==> flow/design.v <==
`timescale 1ns / 1ps
module AProject2(led,lednext,switch,switchnext,btn, clk, rst, a, b, c, d, e, f, g, an
    );
input [3:0] btn; 
input [4:0] switch;
input [2:0] switchnext;
input clk; 
input rst;                                   
output a, b, c, d, e, f, g;  
output [3:0] an; 
output [4:0] led;
output [2:0] lednext;
reg a, b, c, d, e, f, g;  
reg [3:0] an;
reg slow_clock;
integer i;
integer count;
integer led_count;
integer guess;
integer guess_count;
integer guess_count2;
integer guess_count3;
reg countPL1;
reg countPL2;
reg countPL2values;
reg tempcount;
reg equaltemp;
reg freeze;
reg switchnextcount;
reg [4:0] led;
reg [2:0] lednext;
reg [4:0] dig;
reg [5:0] button0;
reg [5:0] button1;
reg [5:0] button2;
reg [5:0] button3;
reg [5:0] player1_0;
reg [5:0] player1_1;
reg [5:0] player1_2;
reg [5:0] player1_3;
reg [5:0] player2_0;
reg [5:0] player2_1;
reg [5:0] player2_2;
reg [5:0] player2_3;
reg [19:0] player1_full;
reg [19:0] player2_full;
wire slow_tick = (count > 900) && (slow_clock == 1'b0);
always @(posedge clk) 
begin
	if (rst)
	begin
		count<=0;
		slow_clock<=0;
	end
	else if (count > 900)
	begin
		count<=1;
		slow_clock<=~slow_clock;
	end
	else
		count<=count+1;
end
always @(posedge clk) 
if (rst)
begin
	a=0; b=0; c=0; d=0; e=0; f=0; g=0;
	an=0; led=0; lednext=0; dig=0;
	led_count=0;
	guess=0; guess_count=0; guess_count2=0; guess_count3=0;
	countPL1=0; countPL2=0; countPL2values=0;
	tempcount=0; equaltemp=0; freeze=0; switchnextcount=0;
	button0=0; button1=0; button2=0; button3=0;
	player1_0=0; player1_1=0; player1_2=0; player1_3=0;
	player2_0=0; player2_1=0; player2_2=0; player2_3=0;
	player1_full=0; player2_full=0;
end
else if (slow_tick)
begin
	if(freeze==0)
	begin
		led=switch;
		lednext=switchnext;
	end
	if (switch[4] == 0)                                 
	begin
		an=4'b 1111;
		button0=5'b00000;							
		button1=5'b10001;							
		button2=5'b00001;							
		button3=5'b00100;	
		countPL1=0;
		countPL2=0;
		countPL2values=0;
		tempcount=0;
		equaltemp=0;
		freeze=0;
		guess=0;
		guess_count=0;
		guess_count2=0;
		guess_count3=0;			
		player1_0=0;
		player1_1=0;
		player1_2=0;
		player1_3=0;
		player2_0=0;
		player2_1=0;
		player2_2=0;
		player2_3=0;
		player1_full=0;
		player2_full=0;			
	end
   else
		if(freeze==1)
		begin
			if (led_count > 5000) 
			begin 
				led_count=0;
				led=~led; 
				lednext=~lednext;
			end 
			led_count = led_count+1; 
		end
		if(switchnext[2]==1)								 
		begin
			if(switchnextcount==0)
			begin
				button0=player2_0;
				button1=player2_1;
				button2=player2_2;
				button3=player2_3;
				switchnextcount=1;
			end	
		end
		else
		begin
		switchnextcount=0;
		end
	 	if(switchnext[1]==0)									 
		begin
			if(countPL1==0)
			begin
				button0=5'b00000;
				button1=5'b10001;
				button2=5'b00001;
				button3=5'b00100;	
				countPL1=1;
				countPL2=0;
			end
		end
      begin 
			case (an)
				4'b 1110: an=4'b 1101;	
				4'b 1101: an=4'b 1011;  
				4'b 1011: an=4'b 0111;
				4'b 0111: an=4'b 1110;
				4'b 1111:an=4'b 0111;				
				default: an=1111; 
			endcase
			case (an)
				4'b 0111:  
				begin
					if(btn == 4'b0001)
					begin
						if(freeze==0)
						begin
							button0=switch;
							dig=button0;  
						end			
					end
					else
					begin
						dig=button0;
					end
				end
				4'b 1011: 
				begin
					if(btn == 4'b0010)
					begin
						if(freeze==0)
						begin								
							button1=switch;
							dig=button1;
						end
					end
					else
					begin
						dig=button1;
					end
				end	 
				4'b 1101: 
				begin
					if(btn == 4'b0100)
					begin
						if(freeze==0)
						begin								
							button2=switch;
							dig=button2;
						end
					end
					else
					begin
						dig=button2;
					end
				end
				4'b1110:  
				begin
					if(btn == 4'b1000)
					begin
						if(freeze==0)
						begin
							button3=switch;
							dig=button3;
						end
					end
					else
					begin
						dig=button3;
					end	
				end
			endcase
			if(switchnext[1]==1)														 
			begin
				if(countPL2==0)
				begin
					player1_0=button0;						     					 
					player1_1=button1;
					player1_2=button2;
					player1_3=button3;
					player1_full[4:0]=player1_0;
					player1_full[9:5]=player1_1;
					player1_full[14:10]=player1_2;
					player1_full[19:15]=player1_3;
					button0=5'b00000;
					button1=5'b10010;
					button2=5'b00001;
					button3=5'b00100;	
					countPL1=0;
					countPL2=1;
				end
				if(switchnext[0]==1)													 
				begin
					if(countPL2values==0)
					begin					
						player2_0=button0;						     					 
						player2_1=button1;
						player2_2=button2;
						player2_3=button3;
						player2_full[4:0]=player2_0;
						player2_full[9:5]=player2_1;
						player2_full[14:10]=player2_2;
						player2_full[19:15]=player2_3;								
						countPL2values=1;
					end
				end
				if(switchnext[0]==0)													 
				begin
					if(countPL2values==1)
					begin
						if(player2_full < player1_full)     					 
						begin
							button0=5'b 00000;
							button1=5'b 00011;
							button2=5'b 00001;
							button3=5'b 10010;
							guess=guess+1;
							countPL2values=0;
						end
						if(player2_full > player1_full)      					 
						begin
							button0=5'b 00000;
							button1=5'b 00101;
							button2=5'b 00010;
							button3=5'b 10010;
							guess=guess+1;
							countPL2values=0;
						end
						if(player2_full == player1_full)
						begin
							if(equaltemp==0)
							begin
								guess=guess+1;
								equaltemp=1;
							end
							if(guess>=1000 && guess<10000)
							begin
								guess=guess-1000;
								guess_count3=guess_count3+1;
							end												
							if(guess>=100 && guess<1000)
							begin
								guess=guess-100;
								guess_count2=guess_count2+1;
							end
							if(guess>=10 && guess<100)
							begin
								guess=guess-10;
								guess_count=guess_count+1;													
							end
							if(guess<10)
							begin
								if(tempcount==0)
								begin
									guess=guess+16;
									guess_count=guess_count+16;
									guess_count2=guess_count2+16;
									guess_count3=guess_count3+16;														
									tempcount=1;
								end
								button0=guess;
								button1=guess_count;
								button2=guess_count2;
								button3=guess_count3;
								led=0;
								lednext=0;
								countPL2values=0;
								freeze=1;
							end
						end											
					end
				end
			end
		end
		case (dig) 
		  5'b11111:  begin   
							a=0; b=1; c=1; d=1; e=0; f=0; g=0;  
						 end
		  5'b11110:  begin    
							a=0; b=1; c=1; d=0; e=0; f=0; g=0;  
						 end
		  5'b11101:  begin   
							a=1; b=0; c=0; d=0; e=0; f=1; g=0;  
						 end
		  5'b11100:  begin    
							a=0; b=1; c=1; d=0; e=0; f=0; g=1;  
						 end
		  5'b11011:  begin    
							a=1; b=1; c=0; d=0; e=0; f=0; g=0;  
						 end
		  5'b11010:  begin    
							a=0; b=0; c=0; d=1; e=0; f=0; g=0;  
						 end
		  5'b11001:  begin    
							a=0; b=0; c=0; d=1; e=1; f=0; g=0;  
						 end
		  5'b11000:  begin    
							a=0; b=0; c=0; d=0; e=0; f=0; g=0;  
						 end
		  5'b10111:  begin   
							a=0; b=0; c=0; d=1; e=1; f=1; g=1;  
						 end
		  5'b10110:  begin    
							a=0; b=1; c=0; d=0; e=0; f=0; g=0;  
						 end	
		  5'b10101:  begin    
							a=0; b=1; c=0; d=0; e=1; f=0; g=0;  
						 end
		  5'b10100:  begin    
							a=1; b=0; c=0; d=1; e=1; f=0; g=0;  
						 end
		  5'b10011:  begin    
							a=0; b=0; c=0; d=0; e=1; f=1; g=0;  
						 end 
		  5'b10010:  begin     
							a=0; b=0; c=1; d=0; e=0; f=1; g=0;    
						 end 
		  5'b10001:  begin     
							a=1; b=0; c=0; d=1; e=1; f=1; g=1;  
						 end 
		  5'b10000:  begin    
							a=0; b=0; c=0; d=0; e=0; f=0; g=1;  
						 end 
		  5'b00001:  begin    
							a=1; b=1; c=1; d=0; e=0; f=0; g=1;     
						 end
		  5'b00010:  begin    
							a=1; b=0; c=0; d=1; e=0; f=0; g=0;     
						 end	
		  5'b00011:  begin    
							a=1; b=1; c=0; d=0; e=0; f=1; g=0;     
						 end			 
		  5'b00100:  begin    
							a=0; b=0; c=1; d=1; e=0; f=0; g=0;     
						 end
		  5'b00101:  begin    
							a=1; b=1; c=1; d=1; e=0; f=1; g=1;     
						 end
		  5'b00110:  begin    
							a=1; b=0; c=0; d=0; e=0; f=0; g=1;     
						 end
		  5'b00111:  begin    
							a=0; b=1; c=0; d=0; e=1; f=0; g=1;     
						 end
		  5'b01000:  begin    
							a=1; b=0; c=0; d=0; e=1; f=0; g=0;     
						 end					 
		  5'b00000:  begin    
							a=1; b=1; c=1; d=1; e=1; f=1; g=1;      
						 end 	
		  default:  begin    
							a=1; b=1; c=1; d=1; e=1; f=1; g=1;  
						end 
		endcase 
	end
endmodule
======== Reports on AProject2 ========
Module AProject2 before and after one edit of its RTL, step after step.
Lines under "unedited" count in the file above, lines under "edited" in the edited file.
"change" is "edited" less "unedited", of the values as shown; "rel. change" is that difference over "unedited", in percent.
Operators: Yosys type, input widths -> output width; for muxes data width and select width s.
Library cell names are shortened.
Not given: -
set-up
  top ..................................... AProject2
  clock input ............................. clk
  cell library ............................ sky130hd
  timing corner ........................... tt_025C_1v80

======== The edit ========
The edit as a unified diff against the file above.
The edit is scripted: it alters the design's behaviour and was not made to optimise anything.
begin of diff
@@ -1,6 +1,6 @@
 `timescale 1ns / 1ps
-module AProject2(led,lednext,switch,switchnext,btn, clk, rst, a, b, c, d, e, f, g, an
+module AProject2(led,lednext,switch,switchnext,btn_pin, clk, rst, a, b, c, d, e, f, g, an
     );
-input [3:0] btn; 
+input [3:0] btn_pin; 
 input [4:0] switch;
 input [2:0] switchnext;
@@ -11,4 +11,6 @@
 output [4:0] led;
 output [2:0] lednext;
+reg [3:0] btn;
+always @(posedge clk) btn <= btn_pin;
 reg a, b, c, d, e, f, g;  
 reg [3:0] an;
end of diff

======== Elaborated design ========
Source: Yosys, flattened and elaborated, memories not mapped. Widths are those after wreduce. Print and check cells do not count. Equal cells are merged and count once.
Memory sizes are those after Yosys's memory passes, which may raise the word count (mostly to a power of two), join words into wider ones and drop unused or constant bits.
operators by class
  what                           unedited  edited  change  rel. change (%)
  $add $sub $neg                 15        15      0       0.00
  multiply operators             0         0       0       -
  div/mod/pow operators          0         0       0       -
  order comparisons              11        11      0       0.00
  equality and inequality tests  12        12      0       0.00
  shift-type cells               0         0       0       -
  multiplexer cells              313       313     0       0.00
  bitwise operators              3         3       0       0.00
  reduce/logical cells           6         6       0       0.00
operators with widths
  operator               unedited  edited  change  rel. change (%)
  $mux 32                102       102     0       0.00
  $mux 6                 96        96      0       0.00
  $mux 1                 51        51      0       0.00
  $mux 5                 38        38      0       0.00
  $mux 3                 11        11      0       0.00
  $add 32x2->32 const B  8         8       0       0.00
  $mux 20                8         8       0       0.00
  $eq 4x4->1 const B     6         6       0       0.00
  $mux 4                 5         5       0       0.00
  $add 32x6->32 const B  4         4       0       0.00
  $logic_and 1x1->1      4         4       0       0.00
  $eq 4x3->1 const B     3         3       0       0.00
  $eq 20x20->1           1         1       0       0.00
  $eq 4x1->1 const B     1         1       0       0.00
  $eq 4x2->1 const B     1         1       0       0.00
  $ge 32x11->1 const B   1         1       0       0.00
  $ge 32x5->1 const B    1         1       0       0.00
  $ge 32x8->1 const B    1         1       0       0.00
  $gt 20x20->1           1         1       0       0.00
  $gt 32x11->1 const B   1         1       0       0.00
  $gt 32x14->1 const B   1         1       0       0.00
  $lt 20x20->1           1         1       0       0.00
  $lt 32x11->1 const B   1         1       0       0.00
  $lt 32x15->1 const B   1         1       0       0.00
  $lt 32x5->1 const B    1         1       0       0.00
  $lt 32x8->1 const B    1         1       0       0.00
  $not 1->1              1         1       0       0.00
  $not 3->3              1         1       0       0.00
Not every row of either side is listed.
storage and ports
  what                             unedited  edited  change  rel. change (%)
  flip-flop bits (word level)      305       309     +4      +1.31
  latch bits                       0         0       0       -
  RAM bits                         0         0       0       -
  ROM bits                         224       224     0       0.00
  clocked read ports x word width  7         7       0       0.00
  memories                         1         1       0       0.00
  bits of input ports              14        14      0       0.00
  output and inout port bits       19        19      0       0.00
  elaborated cells                 390       391     +1      +0.26
memories
  what                                          unedited    edited
  shape (words x width / read and write ports)  32x7 r1 w0  32x7 r1 w0

======== Longest topological paths ========
Longest topological path by Yosys (ltp), each cell counted once; first at word level (registers and memories cut), then after technology mapping (sequential cells cut; the memories' decode and read muxes count).
logic depth
  what                          unedited  edited  change  rel. change (%)
  word-level depth              74        74      0       0.00
  ABC_AREA                      0         0       -       -
  mapped depth                  72        62      -10     -13.89
  depth with buffers taken out  55        52      -3      -5.45

======== After synthesis ========
The flow's flattened synthesis, as Yosys stat reports it; memories are mapped. The netlist is that of the ABC_AREA named above (0 if unset); the other value can give another one.
cell types
  cell       unedited  edited  change  rel. change (%)
  a21oi_1    154       189     +35     +22.73
  nor3_1     61        87      +26     +42.62
  nor2_1     347       325     -22     -6.34
  xor2_1     65        83      +18     +27.69
  clkbuf_1   124       108     -16     -12.90
  inv_1      46        33      -13     -28.26
  and3_1     42        29      -13     -30.95
  o221ai_1   16        3       -13     -81.25
  nor4_1     53        42      -11     -20.75
  a22oi_1    49        39      -10     -20.41
  o21ai_1    23        13      -10     -43.48
  mux2i_1    49        40      -9      -18.37
  o211ai_1   20        13      -7      -35.00
  a211o_1    9         2       -7      -77.78
  nand3_1    119       113     -6      -5.04
  a211oi_1   25        19      -6      -24.00
  a2bb2oi_1  21        15      -6      -28.57
  a311oi_1   14        8       -6      -42.86
Not every row of either side is listed.
mapped netlist
  what                                unedited  edited   change  rel. change (%)
  standard cells after synthesis      2576      2502     -74     -2.87
  mapped area (um^2)                  18440.2   18034.8  -405.4  -2.20
  sequential part of the area (um^2)  4464.3    4544.4   +80.1   +1.79
  mapped flip-flops                   223       227      +4      +1.79
  buffer cells                        149       132      -17     -11.41

======== Path before layout ========
Source: OpenSTA report_checks on the synthesized netlist (no wires, ideal clock, input and output delay 20% of the period each), path of least setup slack; recovery checks are left aside. Register names are those of the netlist, which keeps one name where synthesis merged equal registers.
timing path after synthesis
  what                           unedited                 edited              change  rel. change (%)
  path kind                      input to register        input to register   -       -
  start                          input switch[4]          input switch[4]     -       -
  end                            register guess_count[4]  register guess[24]  -       -
  period (ns)                    25.0                     25.0                0.0     0.00
  external input delay (ns)      5.000                    5.000               0.000   0.00
  setup time (ns)                0.120                    0.132               +0.012  -
  time at the first pin (ns)     5.000                    5.000               0.000   0.00
  data arrival time (ns)         19.503                   18.286              -1.217  -6.24
  data required time (ns)        24.880                   24.868              -0.012  -0.05
  setup slack (ns)               5.377                    6.582               +1.205  -
  path delay (ns)                14.623                   13.418              -1.205  -8.24
  driving pins on the path       64                       59                  -5      -7.81
  path buffers                   13                       10                  -3      -23.08
  synthesis period reached (ns)  19.623                   18.418              -1.205  -6.14
"path delay" = arrival - input delay + setup time.
"driving pins on the path": output pins that drive a net of the path, with the launching flip-flop's if there is one; two outputs of one cell count as two.
"synthesis period reached" = period - worst setup slack (recovery checks aside). The figure is calculated, with input and output delays left at 20% of the set period.
Between the ends stands the longest chain of elaborated cells between them, by number of cells; it is not shown to be the way that was timed. Of several equally long chains one is given.
Each line given opens the expression or statement behind the cell; cells for indexed reads and writes are added by Yosys, which also makes memories of some case tables.
At most two assigning lines are given for a register; there are more.
on the way, after synthesis, unedited
  cells stage by stage .................... clkbuf_1 clkbuf_1 clkbuf_1 clkbuf_1 buf_1 clkbuf_1 clkbuf_1 and2_1 nand2_1 nor3b_1 nor3b_1 mux2i_1 nand2_1 a32o_1 ha_1 nand4_1 or4_1 buf_4 (+28 left out) nor4b_1 nor4_4 nor2_1 ha_1 inv_1 nor3_1 nand4_1 o41ai_1 nor4_1 nand4b_1 nor3_4 or2_1 buf_2 and2_1 buf_4 xnor2_1 and3_1 o31a_1
  length of the longest elaborated chain .. 74
  elaborated cells between the ends (all ways) .. 199
  RTL lines with such cells ............... 40
  classes of those cells .................. 8 x add/sub; 9 x compare; 8 x eq/ne; 171 x mux; 3 x reduce/logical
ends and longest elaborated chain, after synthesis, unedited
  what             RTL line  RTL
  start, declared  5         input [4:0] switch;
  $mux 6           84        if (switch[4] == 0)
  $mux 6           125       if(switchnextcount==0)
  $mux 6           123       if(switchnext[2]==1)
  $mux 6           77        else if (slow_tick)
  $mux 6           64        if (rst)
  $mux 6           140       if(countPL1==0)
  $mux 6           138       if(switchnext[1]==0)
  (+60 left out)   -
  $add 32x6->32    304       guess_count=guess_count+16;
  $mux 32          301       if(tempcount==0)
  $mux 32          299       if(guess<10)
  $mux 32          277       if(player2_full == player1_full)
  $mux 32          257       if(countPL2values==1)
  $mux 32          255       if(switchnext[0]==0)
  $mux 32          221       if(switchnext[1]==1)
  end, assigned    297       guess_count=guess_count+1;
  end, assigned    304
  end, declared    20        integer guess_count;
on the way, after synthesis, edited
  cells stage by stage .................... buf_2 buf_1 buf_2 buf_1 buf_1 nand3_1 nor3b_1 and4_1 clkbuf_1 mux2i_1 nand2_1 a32o_1 ha_1 nand4_1 or4_4 nand2b_4 nand3_1 clkbuf_1 (+23 left out) a31oi_1 o21ai_1 o2111a_1 o2111ai_1 a311oi_1 and3_1 xor2_1 inv_1 ha_1 o31ai_1 a31oi_1 o21bai_2 and2_1 clkbuf_1 nand4_1 nor3_1 mux2i_1 a21oi_1
  length of the longest elaborated chain .. 74
  elaborated cells between the ends (all ways) .. 188
  RTL lines with such cells ............... 39
  classes of those cells .................. 7 x add/sub; 9 x compare; 8 x eq/ne; 161 x mux; 3 x reduce/logical
ends and longest elaborated chain, after synthesis, edited
  what             RTL line  RTL
  start, declared  5         input [4:0] switch;
  $mux 6           86        if (switch[4] == 0)
  $mux 6           127       if(switchnextcount==0)
  $mux 6           125       if(switchnext[2]==1)
  $mux 6           79        else if (slow_tick)
  $mux 6           66        if (rst)
  $mux 6           142       if(countPL1==0)
  $mux 6           140       if(switchnext[1]==0)
  (+60 left out)   -
  $add 32x6->32    305       guess=guess+16;
  $mux 32          303       if(tempcount==0)
  $mux 32          301       if(guess<10)
  $mux 32          279       if(player2_full == player1_full)
  $mux 32          259       if(countPL2values==1)
  $mux 32          257       if(switchnext[0]==0)
  $mux 32          223       if(switchnext[1]==1)
  end, assigned    267       guess=guess+1;
  end, assigned    276       guess=guess+1;
  end, declared    21        integer guess;

======== Path in the finished layout ========
From the final timing report of each run of pair 1: the path of least setup slack in the routed layout; clock arrival at registers is part of the times.
timing path post-layout
  what                        unedited                 edited              change  rel. change (%)
  path kind                   input to register        input to register   -       -
  start                       input switchnext[1]      input switch[4]     -       -
  end                         register guess_count[4]  register guess[17]  -       -
  period (ns)                 21.6                     21.6                0.0     0.00
  external input delay (ns)   4.32                     4.32                0.00    0.00
  setup time (ns)             0.11                     0.09                -0.02   -
  time at the first pin (ns)  4.32                     4.32                0.00    0.00
  data arrival time (ns)      20.29                    19.63               -0.66   -3.25
  data required time (ns)     22.08                    22.09               +0.01   +0.05
  setup slack (ns)            1.79                     2.46                +0.67   -
  driving pins on the path    51                       55                  +4      +7.84
  path buffers                5                        6                   +1      +20.00
Between the ends stands the longest chain of elaborated cells between them, by number of cells; it is not shown to be the way that was timed. Of several equally long chains one is given.
At most two assigning lines are given for a register; there are more.
on the way, post-layout, unedited
  cells stage by stage .................... clkdlybuf4s50_1 buf_4 clkinv_1 o21ai_0 o21ai_0 a221o_1 mux2i_1 nand2_1 a32o_1 ha_1 nand4_1 or4_1 nor2_2 nor3_1 buf_4 nand2_1 o21ai_0 ha_1 (+15 left out) mux2i_1 nor4b_1 nor4_4 xnor2_1 ha_1 inv_1 nor3_1 nand4_1 o41ai_1 nor4_1 nand4b_1 nor3_4 or2_1 buf_4 and2_1 xnor2_1 and3_1 o31a_1
  length of the longest elaborated chain .. 68
  elaborated cells between the ends (all ways) .. 130
  RTL lines with such cells ............... 33
  classes of those cells .................. 6 x add/sub; 9 x compare; 1 x eq/ne; 111 x mux; 3 x reduce/logical
ends and longest elaborated chain, post-layout, unedited
  what             RTL line  RTL
  start, declared  6         input [2:0] switchnext;
  $mux 6           138       if(switchnext[1]==0)
  $mux 6           77        else if (slow_tick)
  $mux 6           64        if (rst)
  $mux 6           164       if(freeze==0)
  $mux 6           162       if(btn == 4'b0001)
  $mux 6           159       case (an)
  $mux 6           223       if(countPL2==0)
  (+54 left out)   -
  $add 32x6->32    304       guess_count=guess_count+16;
  $mux 32          301       if(tempcount==0)
  $mux 32          299       if(guess<10)
  $mux 32          277       if(player2_full == player1_full)
  $mux 32          257       if(countPL2values==1)
  $mux 32          255       if(switchnext[0]==0)
  $mux 32          221       if(switchnext[1]==1)
  end, assigned    297       guess_count=guess_count+1;
  end, assigned    304
  end, declared    20        integer guess_count;
on the way, post-layout, edited
  cells stage by stage .................... buf_4 buf_4 clkinv_1 o21ai_0 o21ai_0 a221o_1 mux2i_1 nand2_1 a32o_1 ha_1 nand4_1 or4_4 nor2b_4 nor3_2 buf_4 o21ai_0 ha_1 nand3_1 (+19 left out) o21ai_1 o2111a_1 o2111ai_1 a311oi_2 buf_4 and3_1 xor2_1 inv_1 ha_1 o31ai_1 a31oi_1 o21bai_2 buf_4 nor2b_1 and3b_1 nor4b_1 o21ai_1 a221oi_1
  length of the longest elaborated chain .. 74
  elaborated cells between the ends (all ways) .. 188
  RTL lines with such cells ............... 39
  classes of those cells .................. 7 x add/sub; 9 x compare; 8 x eq/ne; 161 x mux; 3 x reduce/logical
ends and longest elaborated chain, post-layout, edited
  what             RTL line  RTL
  start, declared  5         input [4:0] switch;
  $mux 6           86        if (switch[4] == 0)
  $mux 6           127       if(switchnextcount==0)
  $mux 6           125       if(switchnext[2]==1)
  $mux 6           79        else if (slow_tick)
  $mux 6           66        if (rst)
  $mux 6           142       if(countPL1==0)
  $mux 6           140       if(switchnext[1]==0)
  (+60 left out)   -
  $add 32x6->32    305       guess=guess+16;
  $mux 32          303       if(tempcount==0)
  $mux 32          301       if(guess<10)
  $mux 32          279       if(player2_full == player1_full)
  $mux 32          259       if(countPL2values==1)
  $mux 32          257       if(switchnext[0]==0)
  $mux 32          223       if(switchnext[1]==1)
  end, assigned    267       guess=guess+1;
  end, assigned    276       guess=guess+1;
  end, declared    21        integer guess;

======== Layout results ========
Runs of the flow (Yosys, OpenROAD) on both versions; the two runs of a pair have the same settings. The constraints put input and output delay at 20% of the set period each and load the outputs with 0.01 pF.
flow settings, pair 1
  CORE_UTILIZATION ........................ 40
  period_ns ............................... 21.6
  CAP_MARGIN .............................. 20
  CORE_MARGIN ............................. 2
  SLEW_MARGIN ............................. 20
results, pair 1
  what                                 unedited   edited    change      rel. change (%)
  cell area after synthesis (um^2)     18440.2    18034.8   -405.4      -2.20
  die area (um^2)                      47834.1    46800.8   -1033.3     -2.16
  post-layout utilization (%)          44.4       45.1      +0.7        -
  lowest setup slack (ns)              1.791      2.461     +0.670      -
  total negative slack (ns)            0.000      0.000     0.000       -
  post-route worst hold slack (ns)     0.455      0.454     -0.001      -
  total power of the final layout (W)  0.0009622  0.001038  +0.0000758  +7.88
flow settings, pair 2
  ABC_AREA ................................ 1
  CAP_MARGIN .............................. 5
  CORE_ASPECT_RATIO ....................... 1.08
  CORE_MARGIN ............................. 3
  CORE_UTILIZATION ........................ 33
  CTS_CLUSTER_DIAMETER .................... 165
  PLACE_DENSITY ........................... 0.39
  SETUP_SLACK_MARGIN ...................... 0.38
  TNS_END_PERCENT ......................... 85
  period_ns ............................... 32.1
  SLEW_MARGIN ............................. 20
results, pair 2
  what                                 unedited   edited     change      rel. change (%)
  cell area after synthesis (um^2)     22031.1    22884.4    +853.3      +3.87
  die area (um^2)                      69898.4    72545.0    +2646.6     +3.79
  post-layout utilization (%)          36.4       35.6       -0.8        -
  lowest setup slack (ns)              12.217     12.487     +0.270      -
  total negative slack (ns)            0.000      0.000      0.000       -
  post-route worst hold slack (ns)     0.463      0.455      -0.008      -
  total power of the final layout (W)  0.0008781  0.0008798  +0.0000017  +0.19
By "total power of the final layout" is meant OpenSTA's value without simulated activity: inputs other than the clock are taken to toggle once in ten clock periods, and the tool carries that through the logic.
